==> flow/design.v <==
typedef enum logic [2:0] {
	S_IDLE,
	S_ENABLE_UART_RX,
	S_WAIT_UART_RX,
	S_M1,
	S_M2,
	S_M3
}top_state_type;
typedef enum logic [5:0] {
	S_M1_IDLE,
	S_M1_Lead_in_0,
	S_M1_Lead_in_1,
	S_M1_Lead_in_2,
	S_M1_Lead_in_3,
	S_M1_Lead_in_4,
	S_M1_Lead_in_5,
	S_M1_Lead_in_6,
	S_M1_Lead_in_7,
	S_M1_Lead_in_8,
	S_M1_Loop_0,
	S_M1_Loop_1,
	S_M1_Loop_2,
	S_M1_Loop_3,
	S_M1_Loop_4,
	S_M1_Loop_5,
	S_M1_Loop_6,
	S_M1_Loop_7,
	S_M1_Loop_8,
	S_M1_Loop_9,
	S_M1_Loop_10,
	S_M1_Loop_11,
	S_M1_Loop_12,
	S_M1_Loop_13,
	S_M1_Loop_14,
	S_M1_Loop_15,
	S_M1_Lead_out_0,
	S_M1_Lead_out_1,
	S_M1_Lead_out_2,
	S_M1_Lead_out_3,
	S_M1_Lead_out_4,
	S_M1_Lead_out_5,
	S_M1_Lead_out_6,
	S_M1_Lead_out_7,
	S_M1_Lead_out_8,
	S_M1_Lead_out_9,
	S_M1_Lead_out_10,
	S_M1_Lead_out_11,
	S_M1_Lead_out_12,
	S_M1_Lead_out_13,
	S_M1_Lead_out_14,
	S_M1_Lead_out_15,
	S_M1_Lead_out_16,
	S_M1_Lead_out_17,
	S_M1_Lead_out_18,
	S_M1_Lead_out_19,
	S_M1_Lead_out_20,
	S_M1_Lead_out_21,
	S_M1_Lead_out_22,
	S_M1_Lead_out_23,
	S_M1_Lead_out_24,
	S_M1_Lead_out_25,
	S_M1_Lead_out_26,
	S_M1_Lead_out_27,
	S_M1_Lead_out_28,
	S_M1_Lead_out_29,
	S_M1_1,
	S_M1_DONE
}M1_state_type;
typedef enum logic [2:0] {
	S_M2_IDLE,
	S_M2_1,
	S_M2_DONE
}M2_state_type;
typedef enum logic [2:0] {
	S_M3_IDLE,
	S_M3_1,
	S_M3_DONE
}M3_state_type;
typedef enum logic [1:0] {
	S_RXC_IDLE,
	S_RXC_SYNC,
	S_RXC_ASSEMBLE_DATA,
	S_RXC_STOP_BIT
} RX_Controller_state_type;
typedef enum logic [2:0] {
	S_US_IDLE,
	S_US_STRIP_FILE_HEADER_1,
	S_US_STRIP_FILE_HEADER_2,
	S_US_START_FIRST_BYTE_RECEIVE,
	S_US_WRITE_FIRST_BYTE,
	S_US_START_SECOND_BYTE_RECEIVE,
	S_US_WRITE_SECOND_BYTE
} UART_SRAM_state_type;
typedef enum logic [3:0] {
	S_VS_WAIT_NEW_PIXEL_ROW,
	S_VS_NEW_PIXEL_ROW_DELAY_1,
	S_VS_NEW_PIXEL_ROW_DELAY_2,
	S_VS_NEW_PIXEL_ROW_DELAY_3,
	S_VS_NEW_PIXEL_ROW_DELAY_4,
	S_VS_NEW_PIXEL_ROW_DELAY_5,
	S_VS_FETCH_PIXEL_DATA_0,
	S_VS_FETCH_PIXEL_DATA_1,
	S_VS_FETCH_PIXEL_DATA_2,
	S_VS_FETCH_PIXEL_DATA_3
} VGA_SRAM_state_type;
`timescale 1ns/100ps
`default_nettype none
module M1 (
    input logic CLOCK_50_I,                    
    input logic resetn,                        
    input logic M1_start,
    output logic M1_done,
    input logic [15:0] M1_SRAM_read_data,
    output logic [15:0] M1_SRAM_write_data,
    output logic [17:0] M1_SRAM_address,
    output logic M1_SRAM_we_n,
    output logic [31:0] M1_mult_1_in1,
    output logic [31:0] M1_mult_1_in2,
    output logic [31:0] M1_mult_2_in1,
    output logic [31:0] M1_mult_2_in2,
    output logic [31:0] M1_mult_3_in1,
    output logic [31:0] M1_mult_3_in2,
    input logic [63:0] M1_mult_res_1,
    input logic [63:0] M1_mult_res_2,
    input logic [63:0] M1_mult_res_3
);
M1_state_type top_state;
parameter Y_base_address = 18'd0,
            U_base_address = 18'd38400,
             V_base_address = 18'd57600,
             RGB_base_address = 18'd146944,
        R_rem = 32'd14608704,
        G_rem = 32'd8879296,
        B_rem = 32'd18148672,
        Y_coe = 18'd76284,
        R_U_coe = 18'd0,
        R_V_coe = 18'd104595,
        G_U_coe = 18'd25624,
        G_V_coe = 18'd53281,
        B_U_coe = 18'd132251,
        B_V_coe = 18'd0,
        UV_5_coe = 18'd21,
        UV_3_coe = 18'd52,
        UV_1_coe = 18'd159,
        UV_rem = 18'd128;
logic [31:0] mult_op_1, mult_op_2, mult_op_3, mult_op_4, mult_op_5, mult_op_6;
logic [63:0] mult_res_1, mult_res_2, mult_res_3;
assign M1_mult_1_in1 = mult_op_1;
assign M1_mult_1_in2 = mult_op_2;
assign M1_mult_2_in1 = mult_op_3;
assign M1_mult_2_in2 = mult_op_4;
assign M1_mult_3_in1 = mult_op_5;
assign M1_mult_3_in2 = mult_op_6;
assign mult_res_1 = M1_mult_res_1;
assign mult_res_2 = M1_mult_res_2;
assign mult_res_3 = M1_mult_res_3;
logic [17:0] Y_counter;
logic [17:0] U_V_counter;
logic [17:0] RGB_counter;
logic [7:0] line_counter;
logic [15:0] Y_data;  
logic [7:0] U_prime_data;  
logic [7:0] U_buffer;  
logic [7:0] U_jplus5_data;
logic [7:0] U_jplus3_data;
logic [7:0] U_jplus1_data;
logic [7:0] U_jminus1_data;
logic [7:0] U_jminus3_data;
logic [7:0] U_jminus5_data;
logic [7:0] V_prime_data;  
logic [7:0] V_buffer;  
logic [7:0] V_jplus5_data;
logic [7:0] V_jplus3_data;
logic [7:0] V_jplus1_data;
logic [7:0] V_jminus1_data;
logic [7:0] V_jminus3_data;
logic [7:0] V_jminus5_data;
logic [63:0] R_data;  
logic [63:0] G_data;  
logic [63:0] B_data;  
logic start_buf;
always @(posedge CLOCK_50_I or negedge resetn) begin
    if (~resetn) begin
        top_state <= S_M1_IDLE;
        start_buf <= 1'b0;
        M1_done <= 1'b0;
        mult_op_1 <= 32'd0;
        mult_op_2 <= 32'd0;
        mult_op_3 <= 32'd0;
        mult_op_4 <= 32'd0;
        mult_op_5 <= 32'd0;
        mult_op_6 <= 32'd0;
        Y_counter <= 18'd0;
        U_V_counter <= 18'd0;
        RGB_counter <= 18'd0;
        Y_data <= 16'd0;
        U_prime_data <= 8'd0;
        U_buffer <= 8'd0;
        U_jplus5_data <= 8'd0;
        U_jplus3_data <= 8'd0;
        U_jplus1_data <= 8'd0;
        U_jminus1_data <= 8'd0;
        U_jminus3_data <= 8'd0;
        U_jminus5_data <= 8'd0;
        V_prime_data <= 8'd0;
        V_buffer <= 8'd0;
        V_jplus5_data <= 8'd0;
        V_jplus3_data <= 8'd0;
        V_jplus1_data <= 8'd0;
        V_jminus1_data <= 8'd0;
        V_jminus3_data <= 8'd0;
        V_jminus5_data <= 8'd0;
        R_data <= 8'd0;
        G_data <= 8'd0;
        B_data <= 8'd0;
        M1_SRAM_address <= 18'd0;
        M1_SRAM_write_data <= 16'd0;
        M1_SRAM_we_n <= 1'b1;
    end else begin
			start_buf <= M1_start;
        case (top_state)
        S_M1_IDLE: begin
            if(M1_start && ~start_buf) begin
              M1_SRAM_address <= Y_base_address + Y_counter;
                top_state <= S_M1_Lead_in_0;
            end
        end
        S_M1_Lead_in_0: begin
            M1_SRAM_address <= U_base_address + U_V_counter;
            M1_SRAM_we_n <= 1'b1;
            top_state <= S_M1_Lead_in_1;
        end
        S_M1_Lead_in_1: begin
            M1_SRAM_address <= V_base_address + U_V_counter;
            U_V_counter <= U_V_counter + 18'd1;
            top_state <= S_M1_Lead_in_2;
        end
        S_M1_Lead_in_2: begin
            M1_SRAM_address <= U_base_address + U_V_counter;
            Y_data <= M1_SRAM_read_data;  
            top_state <= S_M1_Lead_in_3;
        end
        S_M1_Lead_in_3: begin
            M1_SRAM_address <= V_base_address + U_V_counter;
            U_prime_data <= M1_SRAM_read_data[15:8];  
            U_jplus1_data <= M1_SRAM_read_data[7:0];  
            U_jminus1_data <= M1_SRAM_read_data[15:8];  
            U_jminus3_data <= M1_SRAM_read_data[15:8];  
            U_jminus5_data <= M1_SRAM_read_data[15:8];  
            top_state <= S_M1_Lead_in_4;
        end
        S_M1_Lead_in_4: begin
            V_prime_data <= M1_SRAM_read_data[15:8];  
            V_jplus1_data <= M1_SRAM_read_data[7:0];  
            V_jminus1_data <= M1_SRAM_read_data[15:8];  
            V_jminus3_data <= M1_SRAM_read_data[15:8];  
            V_jminus5_data <= M1_SRAM_read_data[15:8];  
            mult_op_1 <= Y_coe;
            mult_op_2 <= Y_data[15:8];
            mult_op_3 <= R_U_coe;
            mult_op_4 <= U_prime_data;
            mult_op_5 <= R_V_coe;
            mult_op_6 <= M1_SRAM_read_data[15:8];
            top_state <= S_M1_Lead_in_5;
        end
        S_M1_Lead_in_5: begin
            U_jplus5_data <= M1_SRAM_read_data[7:0];  
            U_jplus3_data <= M1_SRAM_read_data[15:8];  
            R_data <= (mult_res_1 + mult_res_3 - R_rem);
            mult_op_3 <= G_U_coe;
            mult_op_5 <= G_V_coe;
            top_state <= S_M1_Lead_in_6;
        end
        S_M1_Lead_in_6: begin
            V_jplus5_data <= M1_SRAM_read_data[7:0];  
            V_jplus3_data <= M1_SRAM_read_data[15:8];  
            G_data <= (mult_res_1 - mult_res_2 - mult_res_3 + G_rem);
            mult_op_3 <= B_U_coe;
            mult_op_5 <= B_V_coe;
        if (RGB_counter != 18'd0) RGB_counter <= RGB_counter + 18'd1;
            top_state <= S_M1_Lead_in_7;
        end
        S_M1_Lead_in_7: begin
            M1_SRAM_address <= RGB_base_address + RGB_counter;
            M1_SRAM_we_n <= 1'b0;
            M1_SRAM_write_data[15:8] <= (R_data[31] == 1'b1)?8'b0:((|R_data[30:24])?8'd255:R_data[23:16]);
            M1_SRAM_write_data[7:0] <= (G_data[31] == 1'b1)?8'b0:((|G_data[30:24])?8'd255:G_data[23:16]);;
            B_data <= (mult_res_1 + mult_res_2 - B_rem);
            mult_op_1 <= UV_5_coe;
            mult_op_2 <= U_jplus5_data + U_jminus5_data;
            mult_op_3 <= UV_3_coe;
            mult_op_4 <= U_jplus3_data + U_jminus3_data;
            mult_op_5 <= UV_1_coe;
            mult_op_6 <= U_jplus1_data + U_jminus1_data;
            Y_counter <= Y_counter + 18'd1;
            top_state <= S_M1_Lead_in_8;
        end
        S_M1_Lead_in_8: begin
            M1_SRAM_address <= Y_base_address + Y_counter;
            M1_SRAM_we_n <= 1'b1;
            U_prime_data <= (mult_res_1 - mult_res_2 + mult_res_3 + UV_rem) >> 8;
            mult_op_1 <= UV_5_coe;
            mult_op_2 <= V_jplus5_data + V_jminus5_data;
            mult_op_3 <= UV_3_coe;
            mult_op_4 <= V_jplus3_data + V_jminus3_data;
            mult_op_5 <= UV_1_coe;
            mult_op_6 <= V_jplus1_data + V_jminus1_data;
            U_V_counter <= U_V_counter + 18'd1;
            top_state <= S_M1_Loop_0;
        end
        S_M1_Loop_0: begin
            M1_SRAM_address <= U_base_address + U_V_counter;
            V_prime_data <= (mult_res_1 - mult_res_2 + mult_res_3 + UV_rem) >> 8;
            mult_op_1 <= Y_coe;
            mult_op_2 <= Y_data[7:0];
            mult_op_3 <= R_U_coe;
            mult_op_4 <= U_prime_data;
            mult_op_5 <= R_V_coe;
            mult_op_6 <= (mult_res_1 - mult_res_2 + mult_res_3 + UV_rem) >> 8;
            top_state <= S_M1_Loop_1;
        end
        S_M1_Loop_1: begin
            M1_SRAM_address <= V_base_address + U_V_counter;
            R_data <= (mult_res_1 + mult_res_3 - R_rem);
            mult_op_3 <= G_U_coe;
            mult_op_5 <= G_V_coe;
            RGB_counter <= RGB_counter + 18'd1;
            top_state <= S_M1_Loop_2;
        end
        S_M1_Loop_2: begin
            M1_SRAM_address <= RGB_base_address + RGB_counter;
            Y_data <= M1_SRAM_read_data;  
            M1_SRAM_we_n <= 1'b0;
            M1_SRAM_write_data[15:8] <= (B_data[31] == 1'b1)?8'b0:((|B_data[30:24])?8'd255:B_data[23:16]);;
            M1_SRAM_write_data[7:0] <= (R_data[31] == 1'b1)?8'b0:((|R_data[30:24])?8'd255:R_data[23:16]);;
            U_prime_data <= U_jplus1_data;
            G_data <= (mult_res_1 - mult_res_2 - mult_res_3 + G_rem);
            mult_op_3 <= B_U_coe;
            mult_op_5 <= B_V_coe;
            top_state <= S_M1_Loop_3;
        end
        S_M1_Loop_3: begin
            M1_SRAM_we_n <= 1'b1;
            U_buffer <= M1_SRAM_read_data[7:0];  
            U_jplus5_data <= M1_SRAM_read_data[15:8];  
            U_jplus3_data <= U_jplus5_data;  
            U_jplus1_data <= U_jplus3_data;  
            U_jminus1_data <= U_jplus1_data;  
            U_jminus3_data <= U_jminus1_data;
            U_jminus5_data <= U_jminus3_data;
            V_prime_data <= V_jplus1_data;
            B_data <= (mult_res_1 + mult_res_2 - B_rem);
            mult_op_1 <= Y_coe;
            mult_op_2 <= Y_data[15:8];
            mult_op_3 <= R_U_coe;
            mult_op_4 <= U_prime_data;
            mult_op_5 <= R_V_coe;
            mult_op_6 <= V_jplus1_data;
            RGB_counter <= RGB_counter + 18'd1;
            top_state <= S_M1_Loop_4;
        end
        S_M1_Loop_4: begin
            M1_SRAM_address <= RGB_base_address + RGB_counter;
            M1_SRAM_we_n <= 1'b0;
            M1_SRAM_write_data[15:8] <= (G_data[31] == 1'b1)?8'b0:((|G_data[30:24])?8'd255:G_data[23:16]);;
            M1_SRAM_write_data[7:0] <= (B_data[31] == 1'b1)?8'b0:((|B_data[30:24])?8'd255:B_data[23:16]);;
            V_buffer <= M1_SRAM_read_data[7:0];  
            V_jplus5_data <= M1_SRAM_read_data[15:8];  
            V_jplus3_data <= V_jplus5_data;  
            V_jplus1_data <= V_jplus3_data;  
            V_jminus1_data <= V_jplus1_data;  
            V_jminus3_data <= V_jminus1_data;
            V_jminus5_data <= V_jminus3_data;
            R_data <= (mult_res_1 + mult_res_3 - R_rem);
            mult_op_3 <= G_U_coe;
            mult_op_5 <= G_V_coe;
            top_state <= S_M1_Loop_5;
        end
        S_M1_Loop_5: begin
            M1_SRAM_we_n <= 1'b1;
            G_data <= (mult_res_1 - mult_res_2 - mult_res_3 + G_rem);
            mult_op_3 <= B_U_coe;
            mult_op_5 <= B_V_coe;
            RGB_counter <= RGB_counter + 18'd1;
            top_state <= S_M1_Loop_6;
        end
        S_M1_Loop_6: begin
            M1_SRAM_address <= RGB_base_address + RGB_counter;
            M1_SRAM_we_n <= 1'b0;
            M1_SRAM_write_data[15:8] <= (R_data[31] == 1'b1)?8'b0:((|R_data[30:24])?8'd255:R_data[23:16]);;
            M1_SRAM_write_data[7:0] <= (G_data[31] == 1'b1)?8'b0:((|G_data[30:24])?8'd255:G_data[23:16]);;
            B_data <= (mult_res_1 + mult_res_2 - B_rem);
            mult_op_1 <= UV_5_coe;
            mult_op_2 <= U_jplus5_data + U_jminus5_data;
            mult_op_3 <= UV_3_coe;
            mult_op_4 <= U_jplus3_data + U_jminus3_data;
            mult_op_5 <= UV_1_coe;
            mult_op_6 <= U_jplus1_data + U_jminus1_data;
            Y_counter <= Y_counter + 18'd1;
            top_state <= S_M1_Loop_7;
        end
        S_M1_Loop_7: begin
            M1_SRAM_address <= Y_base_address + Y_counter;
            M1_SRAM_we_n <= 1'b1;
            U_prime_data <= (mult_res_1 - mult_res_2 + mult_res_3 + UV_rem) >> 8;
            mult_op_2 <= V_jplus5_data + V_jminus5_data;
            mult_op_4 <= V_jplus3_data + V_jminus3_data;
            mult_op_6 <= V_jplus1_data + V_jminus1_data;
            top_state <= S_M1_Loop_8;
        end
        S_M1_Loop_8: begin
            V_prime_data <= (mult_res_1 - mult_res_2 + mult_res_3 + UV_rem) >> 8;
            mult_op_1 <= Y_coe;
            mult_op_2 <= Y_data[7:0];
            mult_op_3 <= R_U_coe;
            mult_op_4 <= U_prime_data;
            mult_op_5 <= R_V_coe;
            mult_op_6 <= (mult_res_1 - mult_res_2 + mult_res_3 + UV_rem) >> 8;
            top_state <= S_M1_Loop_9;
        end
        S_M1_Loop_9: begin
            R_data <= (mult_res_1 + mult_res_3 - R_rem);
            mult_op_3 <= G_U_coe;
            mult_op_5 <= G_V_coe;
            RGB_counter <= RGB_counter + 18'd1;
            top_state <= S_M1_Loop_10;
        end
        S_M1_Loop_10: begin
            M1_SRAM_address <= RGB_base_address + RGB_counter;
            Y_data <= M1_SRAM_read_data;  
            M1_SRAM_we_n <= 1'b0;
            M1_SRAM_write_data[15:8] <= (B_data[31] == 1'b1)?8'b0:((|B_data[30:24])?8'd255:B_data[23:16]);;
            M1_SRAM_write_data[7:0] <= (R_data[31] == 1'b1)?8'b0:((|R_data[30:24])?8'd255:R_data[23:16]);;
            U_prime_data <= U_jplus1_data;
            G_data <= (mult_res_1 - mult_res_2 - mult_res_3 + G_rem);
            mult_op_3 <= B_U_coe;
            mult_op_5 <= B_V_coe;
            top_state <= S_M1_Loop_11;
        end
        S_M1_Loop_11: begin
            M1_SRAM_we_n <= 1'b1;
            U_jplus5_data <= U_buffer;
            U_jplus3_data <= U_jplus5_data;  
            U_jplus1_data <= U_jplus3_data;  
            U_jminus1_data <= U_jplus1_data;  
            U_jminus3_data <= U_jminus1_data;
            U_jminus5_data <= U_jminus3_data;
            V_prime_data <= V_jplus1_data;
            B_data <= (mult_res_1 + mult_res_2 - B_rem);
            mult_op_1 <= Y_coe;
            mult_op_2 <= Y_data[15:8];
            mult_op_3 <= R_U_coe;
            mult_op_4 <= U_prime_data;
            mult_op_5 <= R_V_coe;
            mult_op_6 <= V_jplus1_data;
            RGB_counter <= RGB_counter + 18'd1;
            top_state <= S_M1_Loop_12;
        end
        S_M1_Loop_12: begin
            M1_SRAM_address <= RGB_base_address + RGB_counter;
            M1_SRAM_we_n <= 1'b0;
            M1_SRAM_write_data[15:8] <= (G_data[31] == 1'b1)?8'b0:((|G_data[30:24])?8'd255:G_data[23:16]);;
            M1_SRAM_write_data[7:0] <= (B_data[31] == 1'b1)?8'b0:((|B_data[30:24])?8'd255:B_data[23:16]);;
            V_jplus5_data <= V_buffer;
            V_jplus3_data <= V_jplus5_data;
            V_jplus1_data <= V_jplus3_data;
            V_jminus1_data <= V_jplus1_data;
            V_jminus3_data <= V_jminus1_data;
            V_jminus5_data <= V_jminus3_data;
            R_data <= (mult_res_1 + mult_res_3 - R_rem);
            mult_op_3 <= G_U_coe;
            mult_op_5 <= G_V_coe;
            top_state <= S_M1_Loop_13;
        end
        S_M1_Loop_13: begin
            M1_SRAM_we_n <= 1'b1;
            G_data <= (mult_res_1 - mult_res_2 - mult_res_3 + G_rem);
            mult_op_3 <= B_U_coe;
            mult_op_5 <= B_V_coe;
            RGB_counter <= RGB_counter + 18'd1;
            top_state <= S_M1_Loop_14;
        end
        S_M1_Loop_14: begin
            M1_SRAM_address <= RGB_base_address + RGB_counter;
            M1_SRAM_we_n <= 1'b0;
            M1_SRAM_write_data[15:8] <= (R_data[31] == 1'b1)?8'b0:((|R_data[30:24])?8'd255:R_data[23:16]);;
            M1_SRAM_write_data[7:0] <= (G_data[31] == 1'b1)?8'b0:((|G_data[30:24])?8'd255:G_data[23:16]);;
            B_data <= (mult_res_1 + mult_res_2 - B_rem);
            mult_op_1 <= UV_5_coe;
            mult_op_2 <= U_jplus5_data + U_jminus5_data;
            mult_op_3 <= UV_3_coe;
            mult_op_4 <= U_jplus3_data + U_jminus3_data;
            mult_op_5 <= UV_1_coe;
            mult_op_6 <= U_jplus1_data + U_jminus1_data;
            Y_counter <= Y_counter + 18'd1;
            top_state <= S_M1_Loop_15;
        end
        S_M1_Loop_15: begin
            M1_SRAM_address <= Y_base_address + Y_counter;
            M1_SRAM_we_n <= 1'b1;
            U_prime_data <= (mult_res_1 - mult_res_2 + mult_res_3 + UV_rem) >> 8;
            mult_op_2 <= V_jplus5_data + V_jminus5_data;
            mult_op_4 <= V_jplus3_data + V_jminus3_data;
            mult_op_6 <= V_jplus1_data + V_jminus1_data;
            if (U_V_counter % 18'd80 == 18'd79) begin
                top_state <= S_M1_Lead_out_0;
            end else begin
                U_V_counter <= U_V_counter + 18'd1;
                top_state <= S_M1_Loop_0;
        end
        end
        S_M1_Lead_out_0: begin
                        V_prime_data <= (mult_res_1 - mult_res_2 + mult_res_3 + UV_rem) >> 8;
                        mult_op_1 <= Y_coe;
                        mult_op_2 <= Y_data[7:0];
                        mult_op_3 <= R_U_coe;
                        mult_op_4 <= U_prime_data;
                        mult_op_5 <= R_V_coe;
                        mult_op_6 <= ((mult_res_1 - mult_res_2 + mult_res_3 + UV_rem) >> 8);
            top_state <= S_M1_Lead_out_1;
        end
        S_M1_Lead_out_1: begin
                        R_data <= (mult_res_1 + mult_res_3 - R_rem);
                        mult_op_3 <= G_U_coe;
                        mult_op_5 <= G_V_coe;
                        RGB_counter <= RGB_counter + 18'd1;
            top_state <= S_M1_Lead_out_2;
        end
        S_M1_Lead_out_2: begin
                        M1_SRAM_address <= RGB_base_address + RGB_counter;
                        Y_data <= M1_SRAM_read_data;
                        M1_SRAM_we_n <= 1'b0;
                        M1_SRAM_write_data[15:8] <= (B_data[31] == 1'b1)?8'b0:((|B_data[30:24])?8'd255:B_data[23:16]);;
                        M1_SRAM_write_data[7:0] <= (R_data[31] == 1'b1)?8'b0:((|R_data[30:24])?8'd255:R_data[23:16]);;
                        U_prime_data <= U_jplus1_data;
                        G_data <= (mult_res_1 - mult_res_2 - mult_res_3 + G_rem);
                        mult_op_3 <= B_U_coe;
                        mult_op_5 <= B_V_coe;
            top_state <= S_M1_Lead_out_3;
        end
        S_M1_Lead_out_3: begin
                        M1_SRAM_we_n <= 1'b1;
                        U_jplus3_data <= U_jplus5_data;
                        U_jplus1_data <= U_jplus3_data;
                        U_jminus1_data <= U_jplus1_data;
                        U_jminus3_data <= U_jminus1_data;
                        U_jminus5_data <= U_jminus3_data;
                        V_prime_data <= V_jplus1_data;
                        B_data <= (mult_res_1 + mult_res_2 - B_rem);
                        mult_op_1 <= Y_coe;
                        mult_op_2 <= Y_data[15:8];
                        mult_op_3 <= R_U_coe;
                        mult_op_4 <= U_prime_data;
                        mult_op_5 <= R_V_coe;
                        mult_op_6 <= V_jplus1_data;
                        RGB_counter <= RGB_counter + 18'd1;
            top_state <= S_M1_Lead_out_4;
        end
        S_M1_Lead_out_4: begin
                        M1_SRAM_address <= RGB_base_address + RGB_counter;
                        M1_SRAM_we_n <= 1'b0;
                        M1_SRAM_write_data[15:8] <= (G_data[31] == 1'b1)?8'b0:((|G_data[30:24])?8'd255:G_data[23:16]);;
                        M1_SRAM_write_data[7:0] <= (B_data[31] == 1'b1)?8'b0:((|B_data[30:24])?8'd255:B_data[23:16]);;
                        V_jplus3_data <= V_jplus5_data;
                        V_jplus1_data <= V_jplus3_data;
                        V_jminus1_data <= V_jplus1_data;
                        V_jminus3_data <= V_jminus1_data;
                        V_jminus5_data <= V_jminus3_data;
                        R_data <= (mult_res_1 + mult_res_3 - R_rem);
                        mult_op_3 <= G_U_coe;
                        mult_op_5 <= G_V_coe;
            top_state <= S_M1_Lead_out_5;
        end
        S_M1_Lead_out_5: begin
                        M1_SRAM_we_n <= 1'b1;
                        G_data <= (mult_res_1 - mult_res_2 - mult_res_3 + G_rem);
                        mult_op_3 <= B_U_coe;
                        mult_op_5 <= B_V_coe;
                        RGB_counter <= RGB_counter + 18'd1;
            top_state <= S_M1_Lead_out_6;
        end
        S_M1_Lead_out_6: begin
                        M1_SRAM_address <= RGB_base_address + RGB_counter;
                        M1_SRAM_we_n <= 1'b0;
                        M1_SRAM_write_data[15:8] <= (R_data[31] == 1'b1)?8'b0:((|R_data[30:24])?8'd255:R_data[23:16]);;
                        M1_SRAM_write_data[7:0] <= (G_data[31] == 1'b1)?8'b0:((|G_data[30:24])?8'd255:G_data[23:16]);;
                        B_data <= (mult_res_1 + mult_res_2 - B_rem);
                        mult_op_1 <= UV_5_coe;
                        mult_op_2 <= U_jplus5_data + U_jminus5_data;
                        mult_op_3 <= UV_3_coe;
                        mult_op_4 <= U_jplus3_data + U_jminus3_data;
                        mult_op_5 <= UV_1_coe;
                        mult_op_6 <= U_jplus1_data + U_jminus1_data;
                        Y_counter <= Y_counter + 18'd1;
            top_state <= S_M1_Lead_out_7;
        end
        S_M1_Lead_out_7: begin
                        M1_SRAM_address <= Y_base_address + Y_counter;
                        M1_SRAM_we_n <= 1'b1;
                        U_prime_data <= (mult_res_1 - mult_res_2 + mult_res_3 + UV_rem) >> 8;
                        mult_op_2 <= V_jplus5_data + V_jminus5_data;
                        mult_op_4 <= V_jplus3_data + V_jminus3_data;
                        mult_op_6 <= V_jplus1_data + V_jminus1_data;
            top_state <= S_M1_Lead_out_8;
        end
        S_M1_Lead_out_8: begin
                        V_prime_data <= (mult_res_1 - mult_res_2 + mult_res_3 + UV_rem) >> 8;
                        mult_op_1 <= Y_coe;
                        mult_op_2 <= Y_data[7:0];
                        mult_op_3 <= R_U_coe;
                        mult_op_4 <= U_prime_data;
                        mult_op_5 <= R_V_coe;
                        mult_op_6 <= ((mult_res_1 - mult_res_2 + mult_res_3 + UV_rem) >> 8);
            top_state <= S_M1_Lead_out_9;
        end
        S_M1_Lead_out_9: begin
                        R_data <= (mult_res_1 + mult_res_3 - R_rem);
                        mult_op_3 <= G_U_coe;
                        mult_op_5 <= G_V_coe;
                        RGB_counter <= RGB_counter + 18'd1;
            top_state <= S_M1_Lead_out_10;
        end
        S_M1_Lead_out_10: begin
                        M1_SRAM_address <= RGB_base_address + RGB_counter;
                        Y_data <= M1_SRAM_read_data;
                        M1_SRAM_we_n <= 1'b0;
                        M1_SRAM_write_data[15:8] <= (B_data[31] == 1'b1)?8'b0:((|B_data[30:24])?8'd255:B_data[23:16]);;
                        M1_SRAM_write_data[7:0] <= (R_data[31] == 1'b1)?8'b0:((|R_data[30:24])?8'd255:R_data[23:16]);;
                        U_prime_data <= U_jplus1_data;
                        G_data <= (mult_res_1 - mult_res_2 - mult_res_3 + G_rem);
                        mult_op_3 <= B_U_coe;
                        mult_op_5 <= B_V_coe;
            top_state <= S_M1_Lead_out_11;
        end
        S_M1_Lead_out_11: begin
                        M1_SRAM_we_n <= 1'b1;
                        U_jplus1_data <= U_jplus3_data;
                        U_jminus1_data <= U_jplus1_data;
                        U_jminus3_data <= U_jminus1_data;
                        U_jminus5_data <= U_jminus3_data;
                        V_prime_data <= V_jplus1_data;
                        B_data <= (mult_res_1 + mult_res_2 - B_rem);
                        mult_op_1 <= Y_coe;
                        mult_op_2 <= Y_data[15:8];
                        mult_op_3 <= R_U_coe;
                        mult_op_4 <= U_prime_data;
                        mult_op_5 <= R_V_coe;
                        mult_op_6 <= V_jplus1_data;
                        RGB_counter <= RGB_counter + 18'd1;
            top_state <= S_M1_Lead_out_12;
        end
        S_M1_Lead_out_12: begin
                        M1_SRAM_address <= RGB_base_address + RGB_counter;
                        M1_SRAM_we_n <= 1'b0;
                        M1_SRAM_write_data[15:8] <= (G_data[31] == 1'b1)?8'b0:((|G_data[30:24])?8'd255:G_data[23:16]);;
                        M1_SRAM_write_data[7:0] <= (B_data[31] == 1'b1)?8'b0:((|B_data[30:24])?8'd255:B_data[23:16]);;
                        V_jplus1_data <= V_jplus3_data;
                        V_jminus1_data <= V_jplus1_data;
                        V_jminus3_data <= V_jminus1_data;
                        V_jminus5_data <= V_jminus3_data;
                        R_data <= (mult_res_1 + mult_res_3 - R_rem);
                        mult_op_3 <= G_U_coe;
                        mult_op_5 <= G_V_coe;
            top_state <= S_M1_Lead_out_13;
        end
        S_M1_Lead_out_13: begin
                        M1_SRAM_we_n <= 1'b1;
                        G_data <= (mult_res_1 - mult_res_2 - mult_res_3 + G_rem);
                        mult_op_3 <= B_U_coe;
                        mult_op_5 <= B_V_coe;
                        RGB_counter <= RGB_counter + 18'd1;
            top_state <= S_M1_Lead_out_14;
        end
        S_M1_Lead_out_14: begin
                        M1_SRAM_address <= RGB_base_address + RGB_counter;
                        M1_SRAM_we_n <= 1'b0;
                        M1_SRAM_write_data[15:8] <= (R_data[31] == 1'b1)?8'b0:((|R_data[30:24])?8'd255:R_data[23:16]);;
                        M1_SRAM_write_data[7:0] <= (G_data[31] == 1'b1)?8'b0:((|G_data[30:24])?8'd255:G_data[23:16]);;
                        B_data <= (mult_res_1 + mult_res_2 - B_rem);
                        mult_op_1 <= UV_5_coe;
                        mult_op_2 <= U_jplus5_data + U_jminus5_data;
                        mult_op_3 <= UV_3_coe;
                        mult_op_4 <= U_jplus3_data + U_jminus3_data;
                        mult_op_5 <= UV_1_coe;
                        mult_op_6 <= U_jplus1_data + U_jminus1_data;
                        Y_counter <= Y_counter + 18'd1;
            top_state <= S_M1_Lead_out_15;
        end
        S_M1_Lead_out_15: begin
                        M1_SRAM_address <= Y_base_address + Y_counter;
                        M1_SRAM_we_n <= 1'b1;
                        U_prime_data <= (mult_res_1 - mult_res_2 + mult_res_3 + UV_rem) >> 8;
                        mult_op_2 <= V_jplus5_data + V_jminus5_data;
                        mult_op_4 <= V_jplus3_data + V_jminus3_data;
                        mult_op_6 <= V_jplus1_data + V_jminus1_data;
            top_state <= S_M1_Lead_out_16;
        end
        S_M1_Lead_out_16: begin
                        V_prime_data <= (mult_res_1 - mult_res_2 + mult_res_3 + UV_rem) >> 8;
                        mult_op_1 <= Y_coe;
                        mult_op_2 <= Y_data[7:0];
                        mult_op_3 <= R_U_coe;
                        mult_op_4 <= U_prime_data;
                        mult_op_5 <= R_V_coe;
                        mult_op_6 <= ((mult_res_1 - mult_res_2 + mult_res_3 + UV_rem) >> 8);
            top_state <= S_M1_Lead_out_17;
        end
        S_M1_Lead_out_17: begin
                        R_data <= (mult_res_1 + mult_res_3 - R_rem);
                        mult_op_3 <= G_U_coe;
                        mult_op_5 <= G_V_coe;
                        RGB_counter <= RGB_counter + 18'd1;
            top_state <= S_M1_Lead_out_18;
        end
        S_M1_Lead_out_18: begin
                        M1_SRAM_address <= RGB_base_address + RGB_counter;
                        Y_data <= M1_SRAM_read_data;
                        M1_SRAM_we_n <= 1'b0;
                        M1_SRAM_write_data[15:8] <= (B_data[31] == 1'b1)?8'b0:((|B_data[30:24])?8'd255:B_data[23:16]);;
                        M1_SRAM_write_data[7:0] <= (R_data[31] == 1'b1)?8'b0:((|R_data[30:24])?8'd255:R_data[23:16]);;
                        U_prime_data <= U_jplus1_data;
                        G_data <= (mult_res_1 - mult_res_2 - mult_res_3 + G_rem);
                        mult_op_3 <= B_U_coe;
                        mult_op_5 <= B_V_coe;
            top_state <= S_M1_Lead_out_19;
        end
        S_M1_Lead_out_19: begin
                        M1_SRAM_we_n <= 1'b1;
                        U_jminus1_data <= U_jplus1_data;
                        U_jminus3_data <= U_jminus1_data;
                        U_jminus5_data <= U_jminus3_data;
                        V_prime_data <= V_jplus1_data;
                        B_data <= (mult_res_1 + mult_res_2 - B_rem);
                        mult_op_1 <= Y_coe;
                        mult_op_2 <= Y_data[15:8];
                        mult_op_3 <= R_U_coe;
                        mult_op_4 <= U_prime_data;
                        mult_op_5 <= R_V_coe;
                        mult_op_6 <= V_jplus1_data;
                        RGB_counter <= RGB_counter + 18'd1;
            top_state <= S_M1_Lead_out_20;
        end
        S_M1_Lead_out_20: begin
                        M1_SRAM_address <= RGB_base_address + RGB_counter;
                        M1_SRAM_we_n <= 1'b0;
                        M1_SRAM_write_data[15:8] <= (G_data[31] == 1'b1)?8'b0:((|G_data[30:24])?8'd255:G_data[23:16]);;
                        M1_SRAM_write_data[7:0] <= (B_data[31] == 1'b1)?8'b0:((|B_data[30:24])?8'd255:B_data[23:16]);;
                        V_jminus1_data <= V_jplus1_data;
                        V_jminus3_data <= V_jminus1_data;
                        V_jminus5_data <= V_jminus3_data;
                        R_data <= (mult_res_1 + mult_res_3 - R_rem);
                        mult_op_3 <= G_U_coe;
                        mult_op_5 <= G_V_coe;
            top_state <= S_M1_Lead_out_21;
        end
        S_M1_Lead_out_21: begin
                        M1_SRAM_we_n <= 1'b1;
                        G_data <= (mult_res_1 - mult_res_2 - mult_res_3 + G_rem);
                        mult_op_3 <= B_U_coe;
                        mult_op_5 <= B_V_coe;
                        RGB_counter <= RGB_counter + 18'd1;
            top_state <= S_M1_Lead_out_22;
        end
        S_M1_Lead_out_22: begin
                        M1_SRAM_address <= RGB_base_address + RGB_counter;
                        M1_SRAM_we_n <= 1'b0;
                        M1_SRAM_write_data[15:8] <= (R_data[31] == 1'b1)?8'b0:((|R_data[30:24])?8'd255:R_data[23:16]);;
                        M1_SRAM_write_data[7:0] <= (G_data[31] == 1'b1)?8'b0:((|G_data[30:24])?8'd255:G_data[23:16]);;
                        B_data <= (mult_res_1 + mult_res_2 - B_rem);
                        mult_op_1 <= UV_5_coe;
                        mult_op_2 <= U_jplus5_data + U_jminus5_data;
                        mult_op_3 <= UV_3_coe;
                        mult_op_4 <= U_jplus3_data + U_jminus3_data;
                        mult_op_5 <= UV_1_coe;
                        mult_op_6 <= U_jplus1_data + U_jminus1_data;
            top_state <= S_M1_Lead_out_23;
        end
        S_M1_Lead_out_23: begin
                        M1_SRAM_we_n <= 1'b1;
                        U_prime_data <= (mult_res_1 - mult_res_2 + mult_res_3 + UV_rem) >> 8;
                        mult_op_2 <= V_jplus5_data + V_jminus5_data;
                        mult_op_4 <= V_jplus3_data + V_jminus3_data;
                        mult_op_6 <= V_jplus1_data + V_jminus1_data;
            top_state <= S_M1_Lead_out_24;
        end
        S_M1_Lead_out_24: begin
                        V_prime_data <= (mult_res_1 - mult_res_2 + mult_res_3 + UV_rem) >> 8;
                        mult_op_1 <= Y_coe;
                        mult_op_2 <= Y_data[7:0];
                        mult_op_3 <= R_U_coe;
                        mult_op_4 <= U_prime_data;
                        mult_op_5 <= R_V_coe;
                        mult_op_6 <= ((mult_res_1 - mult_res_2 + mult_res_3 + UV_rem) >> 8);
            top_state <= S_M1_Lead_out_25;
        end
        S_M1_Lead_out_25: begin
                        R_data <= (mult_res_1 + mult_res_3 - R_rem);
                        mult_op_3 <= G_U_coe;
                        mult_op_5 <= G_V_coe;
                        RGB_counter <= RGB_counter + 18'd1;
            top_state <= S_M1_Lead_out_26;
        end
        S_M1_Lead_out_26: begin
                        M1_SRAM_address <= RGB_base_address + RGB_counter;
                        M1_SRAM_we_n <= 1'b0;
                        M1_SRAM_write_data[15:8] <= (B_data[31] == 1'b1)?8'b0:((|B_data[30:24])?8'd255:B_data[23:16]);;
                        M1_SRAM_write_data[7:0] <= (R_data[31] == 1'b1)?8'b0:((|R_data[30:24])?8'd255:R_data[23:16]);;
                        G_data <= (mult_res_1 - mult_res_2 - mult_res_3 + G_rem);
                        mult_op_3 <= B_U_coe;
                        mult_op_5 <= B_V_coe;
            top_state <= S_M1_Lead_out_27;
        end
        S_M1_Lead_out_27: begin
                        M1_SRAM_we_n <= 1'b1;
                        B_data <= (mult_res_1 + M1_mult_res_2 - B_rem);
                        RGB_counter <= RGB_counter + 18'd1;
            top_state <= S_M1_Lead_out_28;
        end
        S_M1_Lead_out_28: begin
                        M1_SRAM_address <= RGB_base_address + RGB_counter;
                        M1_SRAM_we_n <= 1'b0;
                        M1_SRAM_write_data[15:8] <= (G_data[31] == 1'b1)?8'b0:((|G_data[30:24])?8'd255:G_data[23:16]);;
                        M1_SRAM_write_data[7:0] <= (B_data[31] == 1'b1)?8'b0:((|B_data[30:24])?8'd255:B_data[23:16]);;
            Y_counter <= Y_counter + 18'd1;
            top_state <= S_M1_Lead_out_29;
        end
        S_M1_Lead_out_29: begin
            M1_SRAM_we_n <= 1'b1;
            M1_SRAM_address <= Y_base_address + Y_counter;
            if (Y_counter >= 18'd38399) begin
                top_state <= S_M1_1;
            end else begin
                U_V_counter <= U_V_counter + 18'd1;
                top_state <= S_M1_Lead_in_0;
            end
        end
        S_M1_1: begin
            top_state <= S_M1_DONE;
        end
        S_M1_DONE: begin
            M1_done <= 1'b1;
        end
        default: top_state <= S_M1_IDLE;
        endcase
    end
end
endmodule
`timescale 1ns/100ps
`default_nettype none
module upsample_csc (
    input  logic        clk,
    input  logic        resetn,
    input  logic        start,
    output logic        done,
    input  logic [15:0] sram_read_data,
    output logic [15:0] sram_write_data,
    output logic [17:0] sram_address,
    output logic        sram_we_n
);
logic [31:0] mult_1_in1, mult_1_in2;
logic [31:0] mult_2_in1, mult_2_in2;
logic [31:0] mult_3_in1, mult_3_in2;
logic [63:0] mult_1_res, mult_2_res, mult_3_res;
assign mult_1_res = mult_1_in1 * mult_1_in2;
assign mult_2_res = mult_2_in1 * mult_2_in2;
assign mult_3_res = mult_3_in1 * mult_3_in2;
M1 M1_unit (
    .CLOCK_50_I(clk),
    .resetn(resetn),
    .M1_start(start),
    .M1_done(done),
    .M1_SRAM_read_data(sram_read_data),
    .M1_SRAM_write_data(sram_write_data),
    .M1_SRAM_address(sram_address),
    .M1_SRAM_we_n(sram_we_n),
    .M1_mult_1_in1(mult_1_in1),
    .M1_mult_1_in2(mult_1_in2),
    .M1_mult_2_in1(mult_2_in1),
    .M1_mult_2_in2(mult_2_in2),
    .M1_mult_3_in1(mult_3_in1),
    .M1_mult_3_in2(mult_3_in2),
    .M1_mult_res_1(mult_1_res),
    .M1_mult_res_2(mult_2_res),
    .M1_mult_res_3(mult_3_res)
);
endmodule
* Step by step through the tools: upsample_csc
Module upsample_csc before and after one edit of its RTL, step after step.
"before" refers to lines of the RTL above, "after" to lines of the edited file.
"difference": "after" minus "before" as printed here.
Library cell names are shortened.
The mark -- stands for no value.
- Design top :: upsample_csc
- Clock port :: clk
- Standard-cell library :: sky130hd
- Library corner :: tt_025C_1v80

* The edit
Unified diff, file above to edited file.
This change comes from a script, not from a designer; no optimisation was intended.
#+begin_src diff
@@ -166,5 +166,5 @@
 logic [7:0] U_jplus1_data;
 logic [7:0] U_jminus1_data;
-logic [7:0] U_jminus3_data;
+logic [15:0] U_jminus3_data;
 logic [7:0] U_jminus5_data;
 logic [7:0] V_prime_data;  
#+end_src

* Word-level counts
Counts by Yosys on the flattened word-level netlist (proc, flatten, opt, wreduce; memories kept). Register bits leave out memories and registers merged into their read ports (data or address). Print and check cells are left out.
** Operators by class
- magnitude comparators :: before 1, after 1, difference 0
- bitwise gates (word level) :: before 2, after 2, difference 0
- add/sub/neg operators :: before 21, after 21, difference 0
- divide/modulo/power cells :: before 1, after 1, difference 0
- multiplexer cells :: before 39, after 39, difference 0
- equality and inequality tests :: before 62, after 62, difference 0
- $mul :: before 3, after 3, difference 0
- reduce/logical cells :: before 56, after 56, difference 0
** Operator list
- 8-bit parallel mux with 2-bit select :: before 10, after 9, difference -1
- 8-bit by 8-bit adder with 9-bit output :: before 6, after 5, difference -1
- 8-bit by 16-bit adder with 17-bit output :: before 0, after 1, difference +1
- 16-bit parallel mux with 2-bit select :: before 0, after 1, difference +1
- 6-bit == test with constant B :: before 26, after 26, difference 0
- 6-bit by 5-bit == test with 1-bit output with constant B :: before 16, after 16, difference 0
- 2-bit nonzero test :: before 9, after 9, difference 0
- 6-bit OR reduction :: before 9, after 9, difference 0
- 6-bit by 4-bit == test with 1-bit output with constant B :: before 8, after 8, difference 0
- 8-bit two-way mux :: before 6, after 6, difference 0
- 8-bit parallel mux with 3-bit select :: before 5, after 5, difference 0
- 3-bit nonzero test :: before 5, after 5, difference 0
- 6-bit by 3-bit == test with 1-bit output with constant B :: before 4, after 4, difference 0
- 18-bit two-way mux :: before 4, after 4, difference 0
- 12-bit OR reduction :: before 4, after 4, difference 0
- 3-bit OR reduction :: before 4, after 4, difference 0
- 7-bit OR reduction :: before 4, after 4, difference 0
- 18-bit by 1-bit adder with 18-bit output with constant B :: before 3, after 3, difference 0
- 32-bit by 32-bit multiplier with 40-bit output :: before 3, after 3, difference 0
- 32-bit parallel mux with 4-bit select :: before 3, after 3, difference 0
- 2-bit AND reduction :: before 3, after 3, difference 0
- 5-bit OR reduction :: before 3, after 3, difference 0
- 16-bit by 18-bit adder with 18-bit output with constant A :: before 2, after 2, difference 0
- 32-bit adder :: before 2, after 2, difference 0
- 6-bit by 2-bit == test with 1-bit output with constant B :: before 2, after 2, difference 0
- 6-bit two-way mux :: before 2, after 2, difference 0
- 2-bit by 1-bit != test with 1-bit output with constant B :: before 2, after 2, difference 0
- 2-bit != test with constant B :: before 2, after 2, difference 0
The list need not be complete.
** Bit counts
- register bits after elaboration :: before 521, after 529, difference +8
- cells after elaboration :: before 219, after 219, difference 0
- output and inout port bits :: before 36, after 36, difference 0

* Longest topological paths
Depth = most cells in a row (Yosys ltp): at word level without a register or memory, in the mapped netlist without a sequential cell, where the memories' decode and read muxes count.
** Logic depth
- word-level depth :: before 5, after 5, difference 0
- ABC_AREA :: before 0, after 0
- depth in mapped cells :: before 52, after 54, difference +2
- depth with buffers taken out :: before 51, after 53, difference +2

* Netlist
The flow's flattened synthesis, as Yosys stat reports it; memories are mapped. The netlist is that of the ABC_AREA named above (0 if unset); the other value can give another one.
** Cells by type
- nor2_1 :: before 263, after 287, difference +24
- nand2_1 :: before 394, after 373, difference -21
- clkbuf_1 :: before 121, after 141, difference +20
- nor3_1 :: before 63, after 78, difference +15
- a22o_1 :: before 5, after 20, difference +15
- o21ai_0 :: before 211, after 221, difference +10
- buf_2 :: before 13, after 3, difference -10
- xnor2_1 :: before 195, after 186, difference -9
- o211ai_1 :: before 21, after 12, difference -9
- nor3_2 :: before 1, after 10, difference +9
- a21oi_1 :: before 271, after 263, difference -8
- nand3_1 :: before 72, after 64, difference -8
- o22ai_1 :: before 15, after 7, difference -8
- a22oi_1 :: before 64, after 57, difference -7
- nor2b_1 :: before 31, after 24, difference -7
- buf_1 :: before 22, after 15, difference -7
- or2_2 :: before 16, after 23, difference +7
- inv_1 :: before 937, after 943, difference +6
The list need not be complete.
** Mapped netlist
- flip-flops :: before 343, after 343, difference 0
- buffer cells :: before 162, after 164, difference +2
- synthesis area (µm²) :: before 47324.1, after 47239.1, difference -85.0
- cells in the netlist :: before 5294, after 5300, difference +6
The figures by module come from a second, unflattened synthesis with its own total; it is not the netlist above.
** Unflattened totals
- cells (unflattened synthesis) :: before 14313, after 14386, difference +73
- area (unflattened synthesis) (µm²) :: before 128086.6, after 128244.2, difference +157.6
Each row is one instance without its submodules.
** Modules, before
- upsample_csc :: sequential area 0.0 µm², instances 1, area 100068.5 µm², cells 11101
- M1 :: sequential area 8584.5 µm², instances 1, area 28018.1 µm², cells 3212
** Modules, after
- upsample_csc :: sequential area 0.0 µm², instances 1, area 100068.5 µm², cells 11101
- M1 :: sequential area 8584.5 µm², instances 1, area 28175.8 µm², cells 3285

* Timing after synthesis
Source: OpenSTA report_checks on the synthesized netlist (no wires, ideal clock, input and output delay 20% of the period each), path of least setup slack; recovery checks are left aside. Register names are those of the netlist, which keeps one name where synthesis merged equal registers.
** Path post-synthesis
- path kind :: before register to register, after register to register
- start :: before register M1_unit.mult_op_1[13], after register M1_unit.mult_op_1[13]
- end :: before register M1_unit.mult_op_6[31], after register M1_unit.mult_op_6[31]
- buffers on the path :: before 1, after 1, difference 0
- path slack (ns) :: before 0.130, after -0.040, difference -0.170
- arrival (ns) :: before 10.737, after 10.919, difference +0.182
- setup time (ns) :: before 0.133, after 0.121, difference -0.012
- clock period (ns) :: before 11.0, after 11.0, difference 0.0
- stages on the path :: before 47, after 52, difference +5
- path delay (ns) :: before 10.870, after 11.040, difference +0.170
- period reached after synthesis (ns) :: before 10.87, after 11.04, difference +0.17
"path delay" = arrival - input delay + setup time.
"stages on the path" counts driving pins, that of a launching flip-flop among them; a cell with two outputs on the path counts twice.
"period reached after synthesis" is the clock period less the worst setup slack; recovery checks do not enter. This is arithmetic on one report: input and output delays are still those of the set period (20% each).
The rows between start and end are the longest chain of elaborated cells between them; the timing report does not say that the signal goes this way. Where chains are equally long, one stands for them.
A line is the first line of the expression or statement that the cell stems from. Yosys adds cells for indexed reads and writes and turns some case tables into memories.
At most two assigning lines are given for a register; there are more.
Between the ends, post-synthesis, before:
- Cells stage by stage :: dfrtp_1 -> clkbuf_1 -> nand2_1 -> inv_1 -> fa_1 -> fa_1 -> fa_1 -> ha_1 -> ha_1 -> ha_1 -> inv_1 -> fa_1 -> fa_1 -> inv_1 -> ha_1 -> inv_1 -> o21bai_1 -> a21oi_1 -> [11 not listed] -> a21boi_0 -> o21ai_0 -> nand2_1 -> xor2_1 -> ha_1 -> or4b_2 -> o2111ai_1 -> ha_1 -> ha_1 -> o41ai_1 -> o2111ai_1 -> a31oi_1 -> o21bai_1 -> a2111oi_0 -> nor3_1 -> a31oi_1 -> xnor2_1 -> o21ai_0
- Cells in the longest elaborated chain :: 5
** Ends and longest elaborated chain, post-synthesis, before
- start: declaration :: line 146 : logic [31:0] mult_op_1, mult_op_2, mult_op_3, mult_op_4, mult_op_5, mult_op_6;
- start: assignment :: line 258 : mult_op_1 <= Y_coe;
- start: assignment :: line 289 : mult_op_1 <= UV_5_coe;
- 32-bit by 32-bit multiplier with 40-bit output :: line 864 : assign mult_1_res = mult_1_in1 * mult_1_in2;
- 40-bit subtractor :: line 319 : mult_op_6 <= (mult_res_1 - mult_res_2 + mult_res_3 + UV_rem) >> 8;
- 40-bit adder :: line 319
- 40-bit by 8-bit adder with 40-bit output :: line 319
- 32-bit parallel mux with 5-bit select :: line 221 : case (top_state)
- end: assignment :: line 263 : mult_op_6 <= M1_SRAM_read_data[15:8];
- end: assignment :: line 294 : mult_op_6 <= U_jplus1_data + U_jminus1_data;
- end: declaration :: line 146
Between the ends, post-synthesis, after:
- Cells stage by stage :: dfrtp_1 -> clkbuf_1 -> nand2_1 -> inv_1 -> fa_1 -> fa_1 -> fa_1 -> ha_1 -> ha_1 -> ha_1 -> ha_1 -> inv_1 -> fa_1 -> inv_1 -> ha_1 -> a21boi_0 -> o21ai_0 -> a21boi_0 -> [16 not listed] -> o31a_1 -> o21a_1 -> o21a_1 -> o21ai_0 -> o21a_1 -> ha_1 -> ha_1 -> o21ai_0 -> o21ai_0 -> o41ai_1 -> o2111a_1 -> nor3_1 -> a211oi_1 -> inv_1 -> a21oi_1 -> xnor2_1 -> xnor2_1 -> a22o_1
- Cells in the longest elaborated chain :: 5
** Ends and longest elaborated chain, post-synthesis, after
- start: declaration :: line 146 : logic [31:0] mult_op_1, mult_op_2, mult_op_3, mult_op_4, mult_op_5, mult_op_6;
- start: assignment :: line 258 : mult_op_1 <= Y_coe;
- start: assignment :: line 289 : mult_op_1 <= UV_5_coe;
- 32-bit by 32-bit multiplier with 40-bit output :: line 864 : assign mult_1_res = mult_1_in1 * mult_1_in2;
- 40-bit subtractor :: line 319 : mult_op_6 <= (mult_res_1 - mult_res_2 + mult_res_3 + UV_rem) >> 8;
- 40-bit adder :: line 319
- 40-bit by 8-bit adder with 40-bit output :: line 319
- 32-bit parallel mux with 5-bit select :: line 221 : case (top_state)
- end: assignment :: line 263 : mult_op_6 <= M1_SRAM_read_data[15:8];
- end: assignment :: line 294 : mult_op_6 <= U_jplus1_data + U_jminus1_data;
- end: declaration :: line 146

* Timing after layout
Path of least setup slack in the final report of the runs of pair 1 (OpenROAD, finished layout, wires in). Where an end is a register, its clock arrival counts in the times.
** Path after layout
- path kind :: before register to register, after register to register
- start :: before register M1_unit.mult_op_4[4], after register M1_unit.mult_op_1[13]
- end :: before register M1_unit.mult_op_6[30], after register M1_unit.mult_op_6[31]
- buffers on the path :: before 2, after 1, difference -1
- setup time (ns) :: before 0.16, after 0.11, difference -0.05
- path slack (ns) :: before 0.37, after 0.44, difference +0.07
- clock period (ns) :: before 10.7, after 10.7, difference 0.0
- stages on the path :: before 46, after 51, difference +5
- arrival (ns) :: before 10.78, after 10.76, difference -0.02
The rows between start and end are the longest chain of elaborated cells between them; the timing report does not say that the signal goes this way. Where chains are equally long, one stands for them.
At most two assigning lines are given for a register; there are more.
Between the ends, after layout, before:
- Cells stage by stage :: dfrtp_2 -> and2_4 -> fa_1 -> fa_1 -> ha_1 -> fa_1 -> ha_1 -> ha_1 -> inv_1 -> fa_1 -> fa_1 -> inv_1 -> ha_4 -> a21boi_1 -> o21ai_2 -> a21boi_2 -> buf_4 -> nor2_1 -> [10 not listed] -> nand2b_1 -> xnor2_1 -> buf_4 -> ha_1 -> ha_1 -> or3_1 -> o21ai_2 -> a21oi_2 -> a41o_1 -> o41ai_4 -> o2111ai_2 -> a31oi_2 -> o21bai_1 -> a2111oi_1 -> nor3_1 -> a21oi_1 -> xor2_1 -> o21ai_0
- Cells in the longest elaborated chain :: 5
** Ends and longest elaborated chain, after layout, before
- start: declaration :: line 146 : logic [31:0] mult_op_1, mult_op_2, mult_op_3, mult_op_4, mult_op_5, mult_op_6;
- start: assignment :: line 261 : mult_op_4 <= U_prime_data;
- start: assignment :: line 292 : mult_op_4 <= U_jplus3_data + U_jminus3_data;
- 32-bit by 32-bit multiplier with 40-bit output :: line 865 : assign mult_2_res = mult_2_in1 * mult_2_in2;
- 40-bit subtractor :: line 319 : mult_op_6 <= (mult_res_1 - mult_res_2 + mult_res_3 + UV_rem) >> 8;
- 40-bit adder :: line 319
- 40-bit by 8-bit adder with 40-bit output :: line 319
- 32-bit parallel mux with 5-bit select :: line 221 : case (top_state)
- end: assignment :: line 263 : mult_op_6 <= M1_SRAM_read_data[15:8];
- end: assignment :: line 294 : mult_op_6 <= U_jplus1_data + U_jminus1_data;
- end: declaration :: line 146
Between the ends, after layout, after:
- Cells stage by stage :: dfrtp_2 -> nand2_2 -> inv_2 -> fa_1 -> fa_1 -> fa_1 -> ha_1 -> ha_1 -> ha_1 -> inv_1 -> fa_1 -> fa_1 -> inv_1 -> ha_1 -> buf_4 -> inv_1 -> o21ai_2 -> a21oi_2 -> [15 not listed] -> a21oi_2 -> o21a_1 -> o21a_1 -> nor2_2 -> ha_1 -> ha_4 -> and2_1 -> o21ai_1 -> o21ai_2 -> o41ai_4 -> o2111a_1 -> nor3_2 -> a211oi_2 -> inv_1 -> a21oi_2 -> xnor2_1 -> xnor2_1 -> a22o_1
- Cells in the longest elaborated chain :: 5
** Ends and longest elaborated chain, after layout, after
- start: declaration :: line 146 : logic [31:0] mult_op_1, mult_op_2, mult_op_3, mult_op_4, mult_op_5, mult_op_6;
- start: assignment :: line 258 : mult_op_1 <= Y_coe;
- start: assignment :: line 289 : mult_op_1 <= UV_5_coe;
- 32-bit by 32-bit multiplier with 40-bit output :: line 864 : assign mult_1_res = mult_1_in1 * mult_1_in2;
- 40-bit subtractor :: line 319 : mult_op_6 <= (mult_res_1 - mult_res_2 + mult_res_3 + UV_rem) >> 8;
- 40-bit adder :: line 319
- 40-bit by 8-bit adder with 40-bit output :: line 319
- 32-bit parallel mux with 5-bit select :: line 221 : case (top_state)
- end: assignment :: line 263 : mult_op_6 <= M1_SRAM_read_data[15:8];
- end: assignment :: line 294 : mult_op_6 <= U_jplus1_data + U_jminus1_data;
- end: declaration :: line 146

* Measured runs
Runs of the flow (Yosys, OpenROAD) on both versions; the two runs of a pair have the same settings. The constraints put input and output delay at 20% of the set period each and load the outputs with 0.01 pF.
Settings, pair 1:
- CORE_UTILIZATION :: 40
- PLACE_DENSITY :: 0.6
- period_ns :: 10.7
- CAP_MARGIN :: 20
- CORE_MARGIN :: 2
- SLEW_MARGIN :: 20
** Measured results, pair 1
- final utilization (%) :: before 45.9, after 45.2, difference -0.7
- sum of negative setup slack (ns) :: before 0.000, after 0.000, difference 0.000
- worst setup slack after layout (ns) :: before 0.367, after 0.444, difference +0.077
- chip area in the Yosys report (µm²) :: before 47324.1, after 47239.1, difference -85.0
- standard-cell area after layout (µm²) :: before 54101.9, after 53100.9, difference -1001.0
- die size (µm²) :: before 121076.0, after 120864.0, difference -212.0
- achieved clock period (ns) :: before 10.333, after 10.256, difference -0.077
- smallest hold slack (ns) :: before 0.472, after 0.469, difference -0.003
Settings, pair 2:
- ABC_AREA :: 0
- CAP_MARGIN :: 5
- CELL_PAD_IN_SITES_DETAIL_PLACEMENT :: 1
- CORE_ASPECT_RATIO :: 1.93
- CORE_MARGIN :: 7
- CORE_UTILIZATION :: 57
- GPL_ROUTABILITY_DRIVEN :: 1
- HOLD_SLACK_MARGIN :: 0.08
- MAX_ROUTING_LAYER :: met4
- PLACE_DENSITY :: 0.45
- SETUP_SLACK_MARGIN :: 0.42
- period_ns :: 12.7
- SLEW_MARGIN :: 20
** Measured results, pair 2
- final utilization (%) :: before 61.0, after 61.3, difference +0.3
- sum of negative setup slack (ns) :: before 0.000, after 0.000, difference 0.000
- worst setup slack after layout (ns) :: before 1.017, after 1.044, difference +0.027
- chip area in the Yosys report (µm²) :: before 47324.1, after 47239.1, difference -85.0
- standard-cell area after layout (µm²) :: before 50178.1, after 50295.7, difference +117.6
- die size (µm²) :: before 91727.0, after 91570.7, difference -156.3
- achieved clock period (ns) :: before 11.683, after 11.656, difference -0.027
- smallest hold slack (ns) :: before 0.462, after 0.475, difference +0.013
"achieved clock period" means the clock period less the worst setup slack. The figure is calculated, with input and output delays left at 20% of the set period.
